==> flow/design.v <==
module alu (
    input               i_clk,
    input               i_rst_n,
    input               i_valid,
    input signed [11:0] i_data_a,
    input signed [11:0] i_data_b,
    input        [2:0]  i_inst,
    output              o_valid,
    output       [11:0] o_data,
    output              o_overflow
);
reg  [11:0] o_data_w, o_data_r;
reg         o_valid_w, o_valid_r;
reg         o_overflow_w, o_overflow_r;
reg  [19:0] data_old;
reg         overflow_old;
wire [12:0] data_add, data_sub, data_mean;
wire [23:0] data_mul;
wire [19:0] data_mul_round;
wire [20:0] data_mac;
wire [11:0] data_a_abs, data_b_abs;
assign o_valid = o_valid_r;
assign o_data = o_data_r;
assign o_overflow = o_overflow_r;
assign data_add = {i_data_a[11], i_data_a} + {i_data_b[11], i_data_b};
assign data_sub = {i_data_a[11], i_data_a} - {i_data_b[11], i_data_b};
assign data_mul = {{12{i_data_a[11]}}, i_data_a} * {{12{i_data_b[11]}}, i_data_b};
assign data_mul_round = {data_mul[23], data_mul[23:5]} + {19'd0, data_mul[4]};
assign data_mac = {data_mul_round[19], data_mul_round} + {data_old[19], data_old};
assign data_mean = data_add >> 1;
assign data_a_abs = i_data_a[11]? ~(i_data_a)+12'd1: i_data_a;
assign data_b_abs = i_data_b[11]? ~(i_data_b)+12'd1: i_data_b;
always@(*) begin
  o_data_w = 12'd0;
  o_valid_w = i_valid;
  o_overflow_w = 1'b0;
  case(i_inst)
    3'b000: begin  
      o_overflow_w = ^data_add[12:11];
      o_data_w = data_add[11:0];
    end
    3'b001: begin  
      o_overflow_w = ^data_sub[12:11];
      o_data_w = data_sub[11:0];
    end
    3'b010: begin  
      o_data_w = data_mul_round[11:0];
      o_overflow_w = ~(data_mul_round[19:11] == 9'b1_1111_1111 | data_mul_round[19:11] == 9'b0_0000_0000);
    end
    3'b011: begin  
      o_data_w = data_mac[11:0]; 
      o_overflow_w = ~(data_mac[20:11] == 10'b11_1111_1111 | data_mac[20:11] == 10'b00_0000_0000) | overflow_old;
    end
    3'b100: begin  
      o_data_w = ~(i_data_a ^ i_data_b);
    end
    3'b101: begin  
      o_data_w = ~i_data_a[11]? i_data_a: 12'd0;
    end
    3'b110: begin  
      o_data_w = data_mean[11:0];
    end
    3'b111: begin  
      o_data_w = (data_a_abs >= data_b_abs)? data_a_abs: data_b_abs;
    end
  endcase
end
always@(posedge i_clk or negedge i_rst_n) begin
  if(~i_rst_n) begin
    o_data_r <= 12'd0;
    o_overflow_r <= 1'b0;
    o_valid_r <= 1'b0;
  end 
  else begin
    o_data_r <= o_data_w;
    o_overflow_r <= o_overflow_w;
    o_valid_r <= o_valid_w;
  end
end
always@(posedge i_clk or negedge i_rst_n) begin
  if(~i_rst_n) begin
    data_old <= 20'd0;
    overflow_old <= 1'b0;
  end
  else if(i_valid) begin
    if(i_inst == 3'b011)begin
      data_old <= {{8{o_data_w[11]}}, o_data_w};
      overflow_old <= o_overflow_w;
    end
    else begin
      data_old <= 20'd0;
      overflow_old <= 1'b0;
    end
  end
end
endmodule
## Tool chain data of alu

Tool output for the design above, in the order of the flow.
Lines are those of the file above, counted from 1.
Operators: Yosys type, input widths -> output width; for muxes data width and select width s.
Library cell names are shortened.
Not given: -

| inputs | value |
|---|---|
| design top | alu |
| clock | i_clk |
| standard-cell library | sky130hd |
| library corner | tt_025C_1v80 |

## Word level

Source: Yosys, flattened and elaborated, memories not mapped. Widths are those after wreduce. Registers that Yosys merges into a memory's read port (data or address) are not register bits. Print and check cells do not count. Equal cells are merged and count once.

| word-level totals | value |
|---|---|
| RAM bits | 0 |
| memories | 0 |
| bits in registers | 35 |
| clocked read ports x word width | 0 |
| bits in latches | 0 |
| bits in read-only memories | 0 |
| elaborated cells | 45 |

| operators by class | value |
|---|---|
| shifts and indexed selects | 0 |
| reductions and logical operators | 6 |
| magnitude comparators | 1 |
| divide/modulo/power cells | 0 |
| equal/unequal tests | 9 |
| add/subtract/negate cells | 6 |
| bitwise gates (word level) | 9 |
| muxes and demuxes | 8 |
| $mul | 1 |

Operator list:

| kind | number |
|---|---|
| $mul 12x12->24 | 1 |
| $pmux 12 s8 | 1 |
| $not 12->12 | 3 |
| $mux 12 | 3 |
| $add 12x1->12 const B | 2 |
| $add 20x20->21 | 1 |
| $add 19x2->20 | 1 |
| $mux 20 | 1 |
| $add 12x12->13 | 1 |
| $sub 12x12->13 | 1 |
| $ge 12x12->1 | 1 |
| $xor 12x12->12 | 1 |
| $eq 3x3->1 const B | 4 |
| $mux 11 | 1 |
| $eq 10x10->1 const B | 1 |
| $logic_not 10->1 | 1 |
| $eq 9x9->1 const B | 1 |
| $logic_not 9->1 | 1 |
| $eq 3x2->1 const B | 2 |
| $pmux 1 s5 | 1 |
| $reduce_xor 2->1 | 2 |
| $reduce_or 4->1 | 1 |
| $or 1x1->1 | 3 |
| $eq 3x1->1 const B | 1 |
| $logic_not 3->1 | 1 |
| $not 1->1 | 2 |
| $mux 1 | 1 |

## Depth

Yosys ltp: most cells in a row. Word level: on the elaborated netlist, between registers, memories and ports. Mapped: between sequential cells and ports; inverters and the memories' decode and read muxes count.

| logic depth | value |
|---|---|
| depth after elaboration | 9 |
| ABC_AREA | 0 |
| gate-level depth with buffers | 34 |

## After synthesis

Yosys stat after the flow's synthesis: flattened, memories mapped to cells. It holds for the ABC_AREA given above (unset counts as 0); a run with the other value may have another netlist.
The area totals of this step are shown rounded.

Cells by type:

| cell type | number | total area (µm²) |
|---|---|---|
| fa_1 | 141 | 2.82E+03 |
| ha_1 | 108 | 1.35E+03 |
| inv_1 | 217 | 814.531 |
| dfrtp_1 | 27 | 675.648 |
| xnor2_1 | 58 | 507.987 |
| nand2_1 | 135 | 506.736 |
| a21oi_1 | 72 | 360.346 |
| nor2_1 | 86 | 322.81 |
| xor2_1 | 27 | 236.477 |
| and2_1 | 34 | 212.704 |
| o21ai_0 | 40 | 200.192 |
| clkbuf_1 | 51 | 191.434 |
| nor3_1 | 30 | 150.144 |
| nand3_1 | 28 | 140.134 |
| nand2b_1 | 20 | 125.12 |
| a21o_1 | 16 | 120.115 |
| nor2b_1 | 17 | 106.352 |
| o211ai_1 | 14 | 105.101 |

Not listed: further types 55, cells in them 191.

| synthesis totals | value |
|---|---|
| buffer cells | 54 |
| synthesis area | 10,500 µm² |
| flip-flop cells | 27 |
| cell count | 1,312 |

## Path before layout

OpenSTA on the mapped netlist: ideal clock, no wires. The path of least setup slack (recovery checks aside). Input and output delay are each 20% of the period. Register names are those of the netlist, which keeps one name where synthesis merged equal registers.

| timing after synthesis | value |
|---|---|
| kind | input to register |
| start | input port i_data_a[11] |
| end | register overflow_old |
| period | 10,000 ps |
| delay of the path | 7,987 ps |
| setup time | 144 ps |
| buffers on the path | 3 |
| data arrival time | 9,843 ps |
| input delay | 2,000 ps |
| setup slack | 13 ps |
| stages | 33 |
| required time | 9,856 ps |
| period reached after synthesis | 9,987 ps |

"delay of the path" is the arrival time less input delay plus setup time.
"stages" counts driving pins, that of a launching flip-flop among them; a cell with two outputs on the path counts twice.
"period reached after synthesis" = period - worst setup slack (recovery checks aside). The figure is calculated, with input and output delays left at 20% of the set period.
The rows between start and end are the longest chain of elaborated cells between them; the timing report does not say that the signal goes this way. Where chains are equally long, one stands for them.
A line is the first line of the expression or statement that the cell stems from. Yosys adds cells for indexed reads and writes and turns some case tables into memories.
A register here has more assigning lines than the two given.

| between the ends, after synthesis | value |
|---|---|
| path through | clkbuf_1 > clkbuf_1 > nand2_1 > inv_1 > fa_1 > ha_1 > inv_1 > fa_1 > inv_1 > fa_1 > inv_1 > fa_1 > inv_1 > ha_1 > a21o_1 > nor3_1 > nand3_1 > a221o_1 > nor4b_4 > and4_1 > nor2_1 > ha_1 > clkbuf_1 > and2_1 > o311ai_0 > a21oi_1 > a41o_1 > a21o_1 > nand2_1 > a31o_2 > or4_1 > nor3b_1 > o32ai_1 |
| cells in the longest elaborated chain | 9 |
| elaborated cells between the ends (all ways) | 18 |
| classes of those cells | add/sub: 4; mul: 1; eq/ne: 2; mux: 2; logic: 5; reduce/logical: 4 |

RTL lines, path after synthesis:

| element | RTL line | RTL |
|---|---|---|
| start: declaration | 5 | `input signed [11:0] i_data_a,` |
| $mul 12x12->24 | 27 | `assign data_mul = {{12{i_data_a[11]}}, i_data_a} * {{12{i_data_b[11]}}, i_data_b};` |
| $add 19x2->20 | 28 | `assign data_mul_round = {data_mul[23], data_mul[23:5]} + {19'd0, data_mul[4]};` |
| $add 20x20->21 | 29 | `assign data_mac = {data_mul_round[19], data_mul_round} + {data_old[19], data_old};` |
| $eq 10x10->1 | 52 | `o_overflow_w = ~(data_mac[20:11] == 10'b11_1111_1111 \| data_mac[20:11] == 10'b00_0000_0000) \| overflow_old;` |
| $or 1x1->1 | 52 |  |
| $not 1->1 | 52 |  |
| $or 1x1->1 | 52 |  |
| $pmux 1 s5 | 37 | `case(i_inst)` |
| $mux 1 | 86 | `if(i_inst == 3'b011)begin` |
| end: assignment | 83 | `overflow_old <= 1'b0;` |
| end: assignment | 88 | `overflow_old <= o_overflow_w;` |
| end: declaration | 16 | `reg         overflow_old;` |

## Timing after layout

From the final timing report of record 2: the path of least setup slack in the routed layout; clock arrival at registers is part of the times.
The path's times are printed in steps of 10 ps; the period is the one set.

| timing after layout | value |
|---|---|
| kind | input to register |
| start | input port i_data_b[1] |
| end | register overflow_old |
| setup time | 160 ps |
| data arrival time | 9,790 ps |
| period | 9,800 ps |
| stages | 33 |
| input delay | 1,960 ps |
| required time | 9,920 ps |
| buffers on the path | 3 |
| setup slack | 120 ps |

The rows between start and end are the longest chain of elaborated cells between them; the timing report does not say that the signal goes this way. Where chains are equally long, one stands for them.
A register here has more assigning lines than the two given.

| between the ends, after layout | value |
|---|---|
| path through | clkdlybuf4s50_1 > nand2_1 > inv_1 > fa_1 > buf_4 > ha_1 > inv_1 > fa_1 > inv_1 > fa_1 > inv_1 > fa_1 > inv_1 > ha_1 > a21o_1 > nor3_1 > nand3_1 > a221o_1 > nor4b_4 > buf_4 > and3_4 > xor2_2 > ha_1 > a21o_1 > a21oi_1 > o21ai_1 > a41o_1 > a21o_1 > xnor2_2 > o2111ai_1 > or4_4 > nor3b_2 > o32ai_1 |
| cells in the longest elaborated chain | 9 |
| elaborated cells between the ends (all ways) | 18 |
| classes of those cells | add/sub: 4; mul: 1; eq/ne: 2; mux: 2; logic: 5; reduce/logical: 4 |

RTL lines, path after layout:

| element | RTL line | RTL |
|---|---|---|
| start: declaration | 6 | `input signed [11:0] i_data_b,` |
| $mul 12x12->24 | 27 | `assign data_mul = {{12{i_data_a[11]}}, i_data_a} * {{12{i_data_b[11]}}, i_data_b};` |
| $add 19x2->20 | 28 | `assign data_mul_round = {data_mul[23], data_mul[23:5]} + {19'd0, data_mul[4]};` |
| $add 20x20->21 | 29 | `assign data_mac = {data_mul_round[19], data_mul_round} + {data_old[19], data_old};` |
| $eq 10x10->1 | 52 | `o_overflow_w = ~(data_mac[20:11] == 10'b11_1111_1111 \| data_mac[20:11] == 10'b00_0000_0000) \| overflow_old;` |
| $or 1x1->1 | 52 |  |
| $not 1->1 | 52 |  |
| $or 1x1->1 | 52 |  |
| $pmux 1 s5 | 37 | `case(i_inst)` |
| $mux 1 | 86 | `if(i_inst == 3'b011)begin` |
| end: assignment | 83 | `overflow_old <= 1'b0;` |
| end: assignment | 88 | `overflow_old <= o_overflow_w;` |
| end: declaration | 16 | `reg         overflow_old;` |

==> results <==
Below are 2 stored runs of the flow (Yosys, OpenROAD; platform sky130hd) on alu, each with its settings and what was measured, unordered. Constraints: input delay and output delay 20% of the set period each, output load 0.01 pF.
"achieved clock period" means the clock period less the worst setup slack. The figure is calculated, with input and output delays left at 20% of the set period.
"time of the worst setup path" means the part of the period allowed to the worst setup path (the constraints hold back 20% at inputs and 20% at outputs) less its slack; where the path has registers, the arrival times of their clocks count too.
"time of the worst setup path" is given in steps of 10 ps.
Results are given in rounded form.

## Record 1

==> flow/run.sh <==
#!/bin/bash
# the make line also repeats the synthesis and layout settings of config.mk as NAME=value (left out here)
make -C /OpenROAD-flow-scripts/flow DESIGN_CONFIG=/design/flow/config.mk WORK_HOME=/design/flow/orfs CLKGATE_MAP_FILE= finish
==> flow/config.mk <==
export PLATFORM = sky130hd
export DESIGN_NAME = alu
export DESIGN_NICKNAME = alu
export VERILOG_FILES = /design/flow/design.v
export SDC_FILE = /design/flow/constraint.sdc
export NUM_CORES = 4
export LEC_CHECK = 0
export CAP_MARGIN = 20
export CELL_PAD_IN_SITES_GLOBAL_PLACEMENT = 1
export CORE_ASPECT_RATIO = 0.91
export CORE_MARGIN = 2
export CORE_UTILIZATION = 66
export CTS_CLUSTER_DIAMETER = 301
export GPL_TIMING_DRIVEN = 1
export MIN_ROUTING_LAYER = met2
export SLEW_MARGIN = 20
==> flow/constraint.sdc <==
create_clock -name core_clock -period 9.15 [get_ports {i_clk}]
set_input_delay 1.8300 -clock core_clock [delete_from_list [all_inputs] [get_ports {i_clk}]]
set_output_delay 1.8300 -clock core_clock [all_outputs]
set_load 0.01 [all_outputs]

Record 1: no results, placement failed with GPL-0301

## Record 2

==> flow/run.sh <==
#!/bin/bash
# the make line also repeats the synthesis and layout settings of config.mk as NAME=value (left out here)
make -C /OpenROAD-flow-scripts/flow DESIGN_CONFIG=/design/flow/config.mk WORK_HOME=/design/flow/orfs CLKGATE_MAP_FILE= finish
==> flow/config.mk <==
export PLATFORM = sky130hd
export DESIGN_NAME = alu
export DESIGN_NICKNAME = alu
export VERILOG_FILES = /design/flow/design.v
export SDC_FILE = /design/flow/constraint.sdc
export NUM_CORES = 4
export LEC_CHECK = 0
export CAP_MARGIN = 20
export CORE_MARGIN = 2
export CORE_UTILIZATION = 69
export SLEW_MARGIN = 20
==> flow/constraint.sdc <==
create_clock -name core_clock -period 9.8 [get_ports {i_clk}]
set_input_delay 1.9600 -clock core_clock [delete_from_list [all_inputs] [get_ports {i_clk}]]
set_output_delay 1.9600 -clock core_clock [all_outputs]
set_load 0.01 [all_outputs]

| result of record 2 | value |
|---|---|
| standard-cell area after routing | 13,000 µm² |
| die outline area | 16,200 µm² |
| sum of negative setup slack | 0 ps |
| achieved clock period | 9,676 ps |
| synthesis area | 10,500 µm² |
| worst hold slack in the final report | 516 ps |
| post-route utilization | 0.862 |
| lowest setup slack | 124 ps |
| time of the worst setup path | 7,720 ps |
| critical path type | input to register |
